==> flow/design.v <==
`timescale 1ns / 1ps
module mat_mul #
	(
        parameter integer DIM_LOG = 2,     
        parameter integer DIM = 2**DIM_LOG,
        parameter integer SIZE = DIM*DIM,
        parameter integer SIZE_LOG = 2*DIM_LOG,
        parameter integer DATA_WIDTH = 32
    )
    (
		input wire  s00_axi_aclk,
		input wire  s00_axi_aresetn,
		output wire  s00_axis_tready,
		input wire [DATA_WIDTH-1 : 0] s00_axis_tdata,
		input wire  s00_axis_tlast,
        input wire  s00_axis_tvalid,
		output wire  m00_axis_tvalid,
        output wire [DATA_WIDTH-1 : 0] m00_axis_tdata,
        output wire [(DATA_WIDTH/8)-1 : 0] m00_axis_tstrb,
        output wire  m00_axis_tlast,
        input wire  m00_axis_tready,
        input wire sel, 
        input wire start
    );
	reg busy;               
	reg item_done;          
	reg matrix_done;        
	reg start_transfer;     
	reg transfer;           
	reg last_transfer;      
	reg mac_enable;         
    reg [DATA_WIDTH-1 : 0] mem_A [0 : SIZE-1];  
    reg [DATA_WIDTH-1 : 0] mem_B [0 : SIZE-1];  
    reg [DATA_WIDTH-1 : 0] mem_R [0 : SIZE-1];  
    reg [DATA_WIDTH-1 : 0] mat_A;    
    reg [DATA_WIDTH-1 : 0] mat_B;    
    reg [DATA_WIDTH-1 : 0] mat_R;    
    reg [SIZE_LOG-1 : 0] addr_stream_in;     
    reg [SIZE_LOG-1 : 0] addr_stream_out;    
    wire [SIZE_LOG-1 : 0] addr_A;    
    wire [SIZE_LOG-1 : 0] addr_B;    
    reg [SIZE_LOG-1 : 0] addr_R;     
    reg [DIM_LOG-1 : 0] row_cnt;     
    reg [DIM_LOG-1 : 0] col_cnt;     
    reg [DIM_LOG-1 : 0] tmp_cnt;     
    wire [DATA_WIDTH-1 : 0] mad;     
    reg [DATA_WIDTH-1 : 0] mac;      
    assign s00_axis_tready = !busy  && s00_axis_tvalid ;  
    always @ (posedge s00_axi_aclk) begin
        if (!s00_axi_aresetn || s00_axis_tlast)
            addr_stream_in <= 0;
        else if (s00_axis_tready)  
            addr_stream_in <= addr_stream_in+1 ;  
    end
    always @ (posedge s00_axi_aclk) begin 
        if (s00_axis_tvalid && !sel && s00_axis_tready)  
            mem_A [addr_stream_in] <= s00_axis_tdata;
        if (busy)  
            mat_A <= mem_A [addr_A];
    end
    always @ (posedge s00_axi_aclk) begin
        if (s00_axis_tvalid && sel && s00_axis_tready)  
            mem_B [addr_stream_in] <= s00_axis_tdata;
        if (busy)  
            mat_B <= mem_B [addr_B];
    end
    assign m00_axis_tstrb = 4'hf;    
    assign m00_axis_tdata = mat_R;   
    assign m00_axis_tlast = last_transfer;   
    assign m00_axis_tvalid =  transfer; 
    always @ (posedge s00_axi_aclk) begin
        if (!s00_axi_aresetn || matrix_done)  
            addr_stream_out <= 0;
        else if ((m00_axis_tready && transfer  || start_transfer  ))  
            addr_stream_out <=   addr_stream_out + 1;  
    end
    always @ (posedge s00_axi_aclk) begin
        if (!s00_axi_aresetn)
            start_transfer <= 0;
        else
            start_transfer <= matrix_done; 
    end
    always @ (posedge s00_axi_aclk) begin
        if (!s00_axi_aresetn || (m00_axis_tlast && m00_axis_tvalid && m00_axis_tready))  
            transfer <= 0;
        else if (start_transfer)  
            transfer <= 1; 
    end
    always @ (posedge s00_axi_aclk) begin
        if (!s00_axi_aresetn)
            last_transfer <= 0;
        else if (m00_axis_tready && transfer || start_transfer)
            last_transfer <= (addr_stream_out == SIZE-1); 
    end
    always @ (posedge s00_axi_aclk) begin
        if (item_done)  
            mem_R [addr_R] <= mad ;  
        if (m00_axis_tready && transfer || start_transfer)  
            mat_R <= mem_R [addr_stream_out];
    end
    always @ (posedge s00_axi_aclk) begin
        if (!s00_axi_aresetn || matrix_done ) 
            busy <= 0;
        else if (start )  
            busy <= 1'b1;
    end
    always @ (posedge s00_axi_aclk) begin
        if (!s00_axi_aresetn)
            item_done <= 0;
        else
            item_done <= (tmp_cnt==DIM-1 && busy) ;  
    end
    always @ (posedge s00_axi_aclk) begin
        if (!s00_axi_aresetn)
            matrix_done <= 0;
        else
            matrix_done <= (row_cnt == DIM-1) && (col_cnt == DIM-1) && (tmp_cnt==DIM-1) ;  
    end
    always @ (posedge s00_axi_aclk) begin
        if (!s00_axi_aresetn || start || tmp_cnt == DIM)  
            tmp_cnt <= 0;
        else if (busy && !matrix_done)  
            tmp_cnt <= tmp_cnt + 1;
    end
    always @ (posedge s00_axi_aclk) begin
        if (!s00_axi_aresetn || start || col_cnt==DIM)  
            col_cnt <= 0;
        else if (busy && tmp_cnt==DIM-1)  
            col_cnt <= col_cnt + 1;
    end
    always @ (posedge s00_axi_aclk) begin
        if (!s00_axi_aresetn || start || row_cnt==DIM)  
            row_cnt <= 0;
        else if (busy && col_cnt == DIM-1 && tmp_cnt==DIM-1)  
            row_cnt <= row_cnt + 1;
    end
    assign addr_A = row_cnt * (DIM) + tmp_cnt;  
    assign addr_B = tmp_cnt * (DIM) + col_cnt;
    always @ (posedge s00_axi_aclk) begin
        if (!s00_axi_aresetn || start)
            addr_R <= 0;
        else if (busy && item_done)  
            addr_R <= addr_R + 1 ;  
    end
    assign mad = mat_A * mat_B + mac;
    always @ (posedge s00_axi_aclk) begin
       if (!s00_axi_aresetn || tmp_cnt==0 )  
           mac <= 0;
       else if (mac_enable)
           mac <= mad ;  
    end
    always @ (posedge s00_axi_aclk) begin
       if (!s00_axi_aresetn)
           mac_enable <= 0;
       else if (busy)
           mac_enable <= 1;  
    end
endmodule
# ---- Reports on mat_mul
# Each step is given for the RTL above and for the edited RTL.
# "before" refers to lines of the RTL above, "after" to lines of the edited file.
# "diff" is "after" less "before", of the values as shown; "change_rel_pct" is that difference over "before", in percent.
# Operators: Yosys type, input widths -> output width; for muxes data width and select width s.
# Cell names lack the library's common part.
# The mark n/a stands for no value.
dict set report design {
  design {mat_mul}
  clock {s00_axi_aclk}
  cell_library {sky130hd}
  lib_corner {tt_025C_1v80}
}

# ---- Edit of the RTL
# The edit as a unified diff against the file above.
# This change comes from a script, not from a designer. No optimisation was intended, and the edited design may behave differently.
# begin of diff
@@ -37,5 +37,5 @@
     reg [DATA_WIDTH-1 : 0] mat_R;    
     reg [SIZE_LOG-1 : 0] addr_stream_in;     
-    reg [SIZE_LOG-1 : 0] addr_stream_out;    
+    reg [2*SIZE_LOG-1 : 0] addr_stream_out;    
     wire [SIZE_LOG-1 : 0] addr_A;    
     wire [SIZE_LOG-1 : 0] addr_B;    
# end of diff

# ---- After elaboration
# Source: Yosys, flattened and elaborated, memories not mapped. Widths are those after wreduce; folded enables and synchronous resets count as part of the registers. Registers that Yosys merges into a memory's read port (data or address) are not register bits. Print and check cells do not count. Equal cells are merged and count once.
# Memory sizes are those after Yosys's memory passes, which may raise the word count (mostly to a power of two), join words into wider ones and drop unused or constant bits.
# item before after diff change_rel_pct
set bits {}
lappend bits {regBits 57 61 4 7.02}
lappend bits {mem_bits_rw 1536 1536 0 0.00}
lappend bits {clocked_rd_ports_x_width 96 96 0 0.00}
lappend bits {mem_count 3 3 0 0.00}
lappend bits {in_bits 39 39 0 0.00}
lappend bits {out_inout_bits 39 39 0 0.00}
lappend bits {elab_cells 66 66 0 0.00}
# item before after diff change_rel_pct
set classes {}
lappend classes {n_addsub 9 9 0 0.00}
lappend classes {mul 1 1 0 0.00}
lappend classes {equal 4 4 0 0.00}
lappend classes {mux 9 9 0 0.00}
lappend classes {reduce_and_logical 26 26 0 0.00}
# item before after
set memory_table {}
lappend memory_table {memory_list {mem_A 16 x 32 bit 1R1W; mem_B 16 x 32 bit 1R1W; mem_R 16 x 32 bit 1R1W} {mem_A 16 x 32 bit 1R1W; mem_B 16 x 32 bit 1R1W; mem_R 16 x 32 bit 1R1W}}
# cell before after diff change_rel_pct
set ops {}
lappend ops {{$add 4x1->4 const B} 3 2 -1 -33.33}
lappend ops {{$eq 4x4->1 const B} 1 0 -1 -100.00}
lappend ops {{$add 8x1->8 const B} 0 1 1 n/a}
lappend ops {{$eq 8x4->1 const B} 0 1 1 n/a}
# Operator kinds equal on both sides are left out: 12.

# ---- Longest topological paths
# Depth = most cells in a row (Yosys ltp): at word level without a register or memory, in the mapped netlist without a sequential cell, where the memories' decode and read muxes count.
# item before after diff change_rel_pct
set logic_depth {}
lappend logic_depth {word_depth 4 4 0 0.00}
lappend logic_depth {ABC_AREA 0 0 n/a n/a}
lappend logic_depth {mapped_depth 30 29 -1 -3.33}

# ---- Mapped cells and area
# Yosys stat after the flow's synthesis: flattened, memories mapped to cells. It holds for the ABC_AREA given above (unset counts as 0); a run with the other value may have another netlist.
# cell before after diff change_rel_pct
set types {}
lappend types {and2_1 292 333 41 14.04}
lappend types {buf_2 2 34 32 1600.00}
lappend types {inv_1 510 489 -21 -4.12}
lappend types {buf_1 49 28 -21 -42.86}
lappend types {nand2_1 265 245 -20 -7.55}
lappend types {nor2_1 103 84 -19 -18.45}
lappend types {a21oi_1 31 21 -10 -32.26}
lappend types {clkbuf_1 162 154 -8 -4.94}
lappend types {nor3_1 9 15 6 66.67}
lappend types {o21ai_0 15 10 -5 -33.33}
lappend types {xnor2_1 70 74 4 5.71}
lappend types {dfxtp_1 57 61 4 7.02}
lappend types {mux2i_1 31 27 -4 -12.90}
lappend types {nand3_1 14 18 4 28.57}
lappend types {nor2b_1 5 9 4 80.00}
lappend types {o21a_1 3 7 4 133.33}
lappend types {o31ai_1 0 4 4 n/a}
lappend types {or4b_1 0 4 4 n/a}
# Cell types equal on both sides are left out: 15.
# The list need not be complete.
# item before after diff change_rel_pct
set synth_totals {}
lappend synth_totals {cell_count 4406 4422 16 0.36}
lappend synth_totals {synth_area_um2 79502.5 79925.4 422.9 0.53}
lappend synth_totals {ff_cells 1689 1693 4 0.24}
lappend synth_totals {n_buf 217 222 5 2.30}

# ---- Path before layout
# OpenSTA on the mapped netlist: ideal clock, no wires. The path of least setup slack (recovery checks aside). Input and output delay are each 20% of the period. Register names are those of the netlist, which keeps one name where synthesis merged equal registers.
# item before after diff change_rel_pct
set synth_path {}
lappend synth_path {path_kind {register to register} {register to register} n/a n/a}
lappend synth_path {start {register mat_A[13]} {register mat_B[3]} n/a n/a}
lappend synth_path {end {register mac[29]} {register mac[31]} n/a n/a}
lappend synth_path {clock_period_ns 10.0 10.0 0.0 0.00}
lappend synth_path {setup_time_ns 0.066 0.067 0.001 n/a}
lappend synth_path {t_first_pin_ns 0.000 0.000 0.000 n/a}
lappend synth_path {t_arrival_ns 7.391 7.191 -0.200 -2.71}
lappend synth_path {required_time_ns 9.934 9.933 -0.001 -0.01}
lappend synth_path {setup_slack_ns 2.542 2.742 0.200 n/a}
lappend synth_path {path_delay_ns 7.457 7.258 -0.199 -2.67}
lappend synth_path {path_stages 29 28 -1 -3.45}
lappend synth_path {path_buffers 3 2 -1 -33.33}
lappend synth_path {period_less_setup_slack_ns 7.458 7.258 -0.200 -2.68}
# "path_delay_ns" is the arrival time less input delay plus setup time.
# "path_stages": output pins that drive a net of the path, with the launching flip-flop's if there is one; two outputs of one cell count as two.
# "period_less_setup_slack_ns" is the clock period less the worst setup slack; recovery checks do not enter. This is arithmetic on one report: input and output delays are still those of the set period (20% each).
# The rows between start and end are the longest chain of elaborated cells between them; the timing report does not say that the signal goes this way. Where chains are equally long, one stands for them.
# A line is the first line of the expression or statement that the cell stems from. Yosys adds cells for indexed reads and writes and turns some case tables into memories.
dict set report synth_between_before {
  cell_sequence {edfxtp_1 clkbuf_1 clkbuf_1 and2_1 fa_1 fa_1 fa_1 inv_1 fa_1 inv_1 fa_1 inv_1 fa_1 inv_1 fa_1 inv_1 fa_1 inv_1 ha_1 clkbuf_1 a21oi_1 o21ai_0 a22oi_1 o211ai_1 a2111oi_0 o21bai_1 xor2_1 mux2i_1 nor2_1}
  elab_chain_cells 2
  cone_cells 2
  lines_between 1
  classes_between {add/sub: 1; mul: 1}
}
# item line_no
set synth_rtl_before {}
lappend synth_rtl_before {{start: declaration} 35} ;# reg [DATA_WIDTH-1 : 0] mat_A;
lappend synth_rtl_before {{$mul 32x32->32} 145} ;# assign mad = mat_A * mat_B + mac;
lappend synth_rtl_before {{$add 32x32->32} 145}
lappend synth_rtl_before {{end: assignment} 148} ;# mac <= 0;
lappend synth_rtl_before {{end: assignment} 150} ;# mac <= mad ;
lappend synth_rtl_before {{end: declaration} 47} ;# reg [DATA_WIDTH-1 : 0] mac;
# Some nets on the timed path still bear RTL names; the line given drives or declares the net.
# signal line_no
set synth_nets_before {}
lappend synth_nets_before {mad[29] 145}
dict set report synth_between_after {
  cell_sequence {edfxtp_1 clkbuf_1 clkbuf_1 and2_1 fa_1 inv_1 fa_1 inv_1 fa_1 inv_1 fa_1 inv_1 fa_1 fa_1 fa_1 inv_1 fa_1 inv_1 ha_1 o21ai_0 a21oi_1 a221oi_1 nor2_1 a211oi_1 a31oi_1 xnor2_1 mux2i_1 nor2_1}
  elab_chain_cells 2
  cone_cells 2
  lines_between 1
  classes_between {add/sub: 1; mul: 1}
}
# item line_no
set synth_rtl_after {}
lappend synth_rtl_after {{start: declaration} 36} ;# reg [DATA_WIDTH-1 : 0] mat_B;
lappend synth_rtl_after {{$mul 32x32->32} 145} ;# assign mad = mat_A * mat_B + mac;
lappend synth_rtl_after {{$add 32x32->32} 145}
lappend synth_rtl_after {{end: assignment} 148} ;# mac <= 0;
lappend synth_rtl_after {{end: assignment} 150} ;# mac <= mad ;
lappend synth_rtl_after {{end: declaration} 47} ;# reg [DATA_WIDTH-1 : 0] mac;
# signal line_no
set synth_nets_after {}
lappend synth_nets_after {mad[31] 145}

# ---- Worst path after layout
# From the final timing report of each run of pair 1: the path of least setup slack in the routed layout; clock arrival at registers is part of the times.
# item before after diff change_rel_pct
set layout_path {}
lappend layout_path {path_kind {register to register} {register to register} n/a n/a}
lappend layout_path {start {register mat_B[0]} {register mat_B[0]} n/a n/a}
lappend layout_path {end {memory mem_R[3][31]} {register mac[29]} n/a n/a}
lappend layout_path {clock_period_ns 9.07 9.07 0.00 0.00}
lappend layout_path {setup_time_ns 0.27 0.06 -0.21 n/a}
lappend layout_path {t_first_pin_ns 0.84 0.84 0.00 0.00}
lappend layout_path {t_arrival_ns 9.02 9.02 0.00 0.00}
lappend layout_path {required_time_ns 9.59 9.82 0.23 2.40}
lappend layout_path {setup_slack_ns 0.57 0.80 0.23 n/a}
lappend layout_path {path_stages 26 26 0 0.00}
lappend layout_path {path_buffers 2 1 -1 -50.00}
# The rows between start and end are the longest chain of elaborated cells between them; the timing report does not say that the signal goes this way. Where chains are equally long, one stands for them.
dict set report layout_between_before {
  cell_sequence {edfxtp_1 buf_4 nand2_1 fa_1 fa_1 inv_1 fa_1 inv_1 fa_1 inv_1 fa_1 inv_1 fa_1 fa_1 fa_1 inv_1 ha_1 a21oi_1 o21ai_0 a22oi_1 o211ai_1 a2111oi_0 buf_4 o21ai_0 nand3_1 and2_1}
  elab_chain_cells 3
  cone_cells 3
  lines_between 2
  classes_between {add/sub: 1; mul: 1; mux: 1}
}
# item line_no
set layout_rtl_before {}
lappend layout_rtl_before {{start: declaration} 36} ;# reg [DATA_WIDTH-1 : 0] mat_B;
lappend layout_rtl_before {{$mul 32x32->32} 145} ;# assign mad = mat_A * mat_B + mac;
lappend layout_rtl_before {{$add 32x32->32} 145}
lappend layout_rtl_before {{$mux 32} 96} ;# if (item_done)
lappend layout_rtl_before {{end: declaration} 34} ;# reg [DATA_WIDTH-1 : 0] mem_R [0 : SIZE-1];
dict set report layout_between_after {
  cell_sequence {edfxtp_1 nand2_1 fa_1 fa_1 inv_1 fa_1 inv_1 fa_1 inv_1 fa_1 fa_1 fa_1 inv_1 fa_1 inv_1 ha_1 o21ai_0 a21oi_1 a221oi_1 nor2_1 a211oi_1 buf_4 nand2_1 xor2_2 mux2i_1 nor2_1}
  elab_chain_cells 2
  cone_cells 2
  lines_between 1
  classes_between {add/sub: 1; mul: 1}
}
# item line_no
set layout_rtl_after {}
lappend layout_rtl_after {{start: declaration} 36} ;# reg [DATA_WIDTH-1 : 0] mat_B;
lappend layout_rtl_after {{$mul 32x32->32} 145} ;# assign mad = mat_A * mat_B + mac;
lappend layout_rtl_after {{$add 32x32->32} 145}
lappend layout_rtl_after {{end: assignment} 148} ;# mac <= 0;
lappend layout_rtl_after {{end: assignment} 150} ;# mac <= mad ;
lappend layout_rtl_after {{end: declaration} 47} ;# reg [DATA_WIDTH-1 : 0] mac;
# Some nets on the timed path still bear RTL names; the line given drives or declares the net.
# signal line_no
set layout_nets_after {}
lappend layout_nets_after {mad[29] 145}

# ---- Flow runs
# Runs of the flow (Yosys, OpenROAD) on both versions; the two runs of a pair have the same settings. The constraints put input and output delay at 20% of the set period each and load the outputs with 0.01 pF.
dict set report settings_pair_1 {
  CORE_UTILIZATION 40
  PLACE_DENSITY 0.6
  period_ns 9.07
  CAP_MARGIN 20
  CORE_MARGIN 2
  SLEW_MARGIN 20
}
# item before after diff change_rel_pct
set measured_pair_1 {}
lappend measured_pair_1 {synth_chip_area_um2 79502.5 79925.4 422.9 0.53}
lappend measured_pair_1 {die_area_um2 202338.0 203406.0 1068.0 0.53}
lappend measured_pair_1 {layout_utilization_frac 0.454 0.452 -0.002 n/a}
lappend measured_pair_1 {final_setup_ws_ns 0.569 0.800 0.231 n/a}
dict set report settings_pair_2 {
  CAP_MARGIN 25
  CELL_PAD_IN_SITES_DETAIL_PLACEMENT 1
  CORE_ASPECT_RATIO 1.49
  CORE_MARGIN 5
  CORE_UTILIZATION 64
  CTS_CLUSTER_SIZE 84
  MAX_ROUTING_LAYER {met5}
  PLACE_DENSITY_LB_ADDON 0.1
  SETUP_SLACK_MARGIN 1.8
  SLEW_MARGIN 15
  period_ns 13.2
}
# item before after diff change_rel_pct
set measured_pair_2 {}
lappend measured_pair_2 {synth_chip_area_um2 79502.5 79925.4 422.9 0.53}
lappend measured_pair_2 {die_area_um2 131513.0 132191.0 678.0 0.52}
lappend measured_pair_2 {layout_utilization_frac 0.71 0.71 0.00 n/a}
lappend measured_pair_2 {final_setup_ws_ns 4.129 4.696 0.567 n/a}
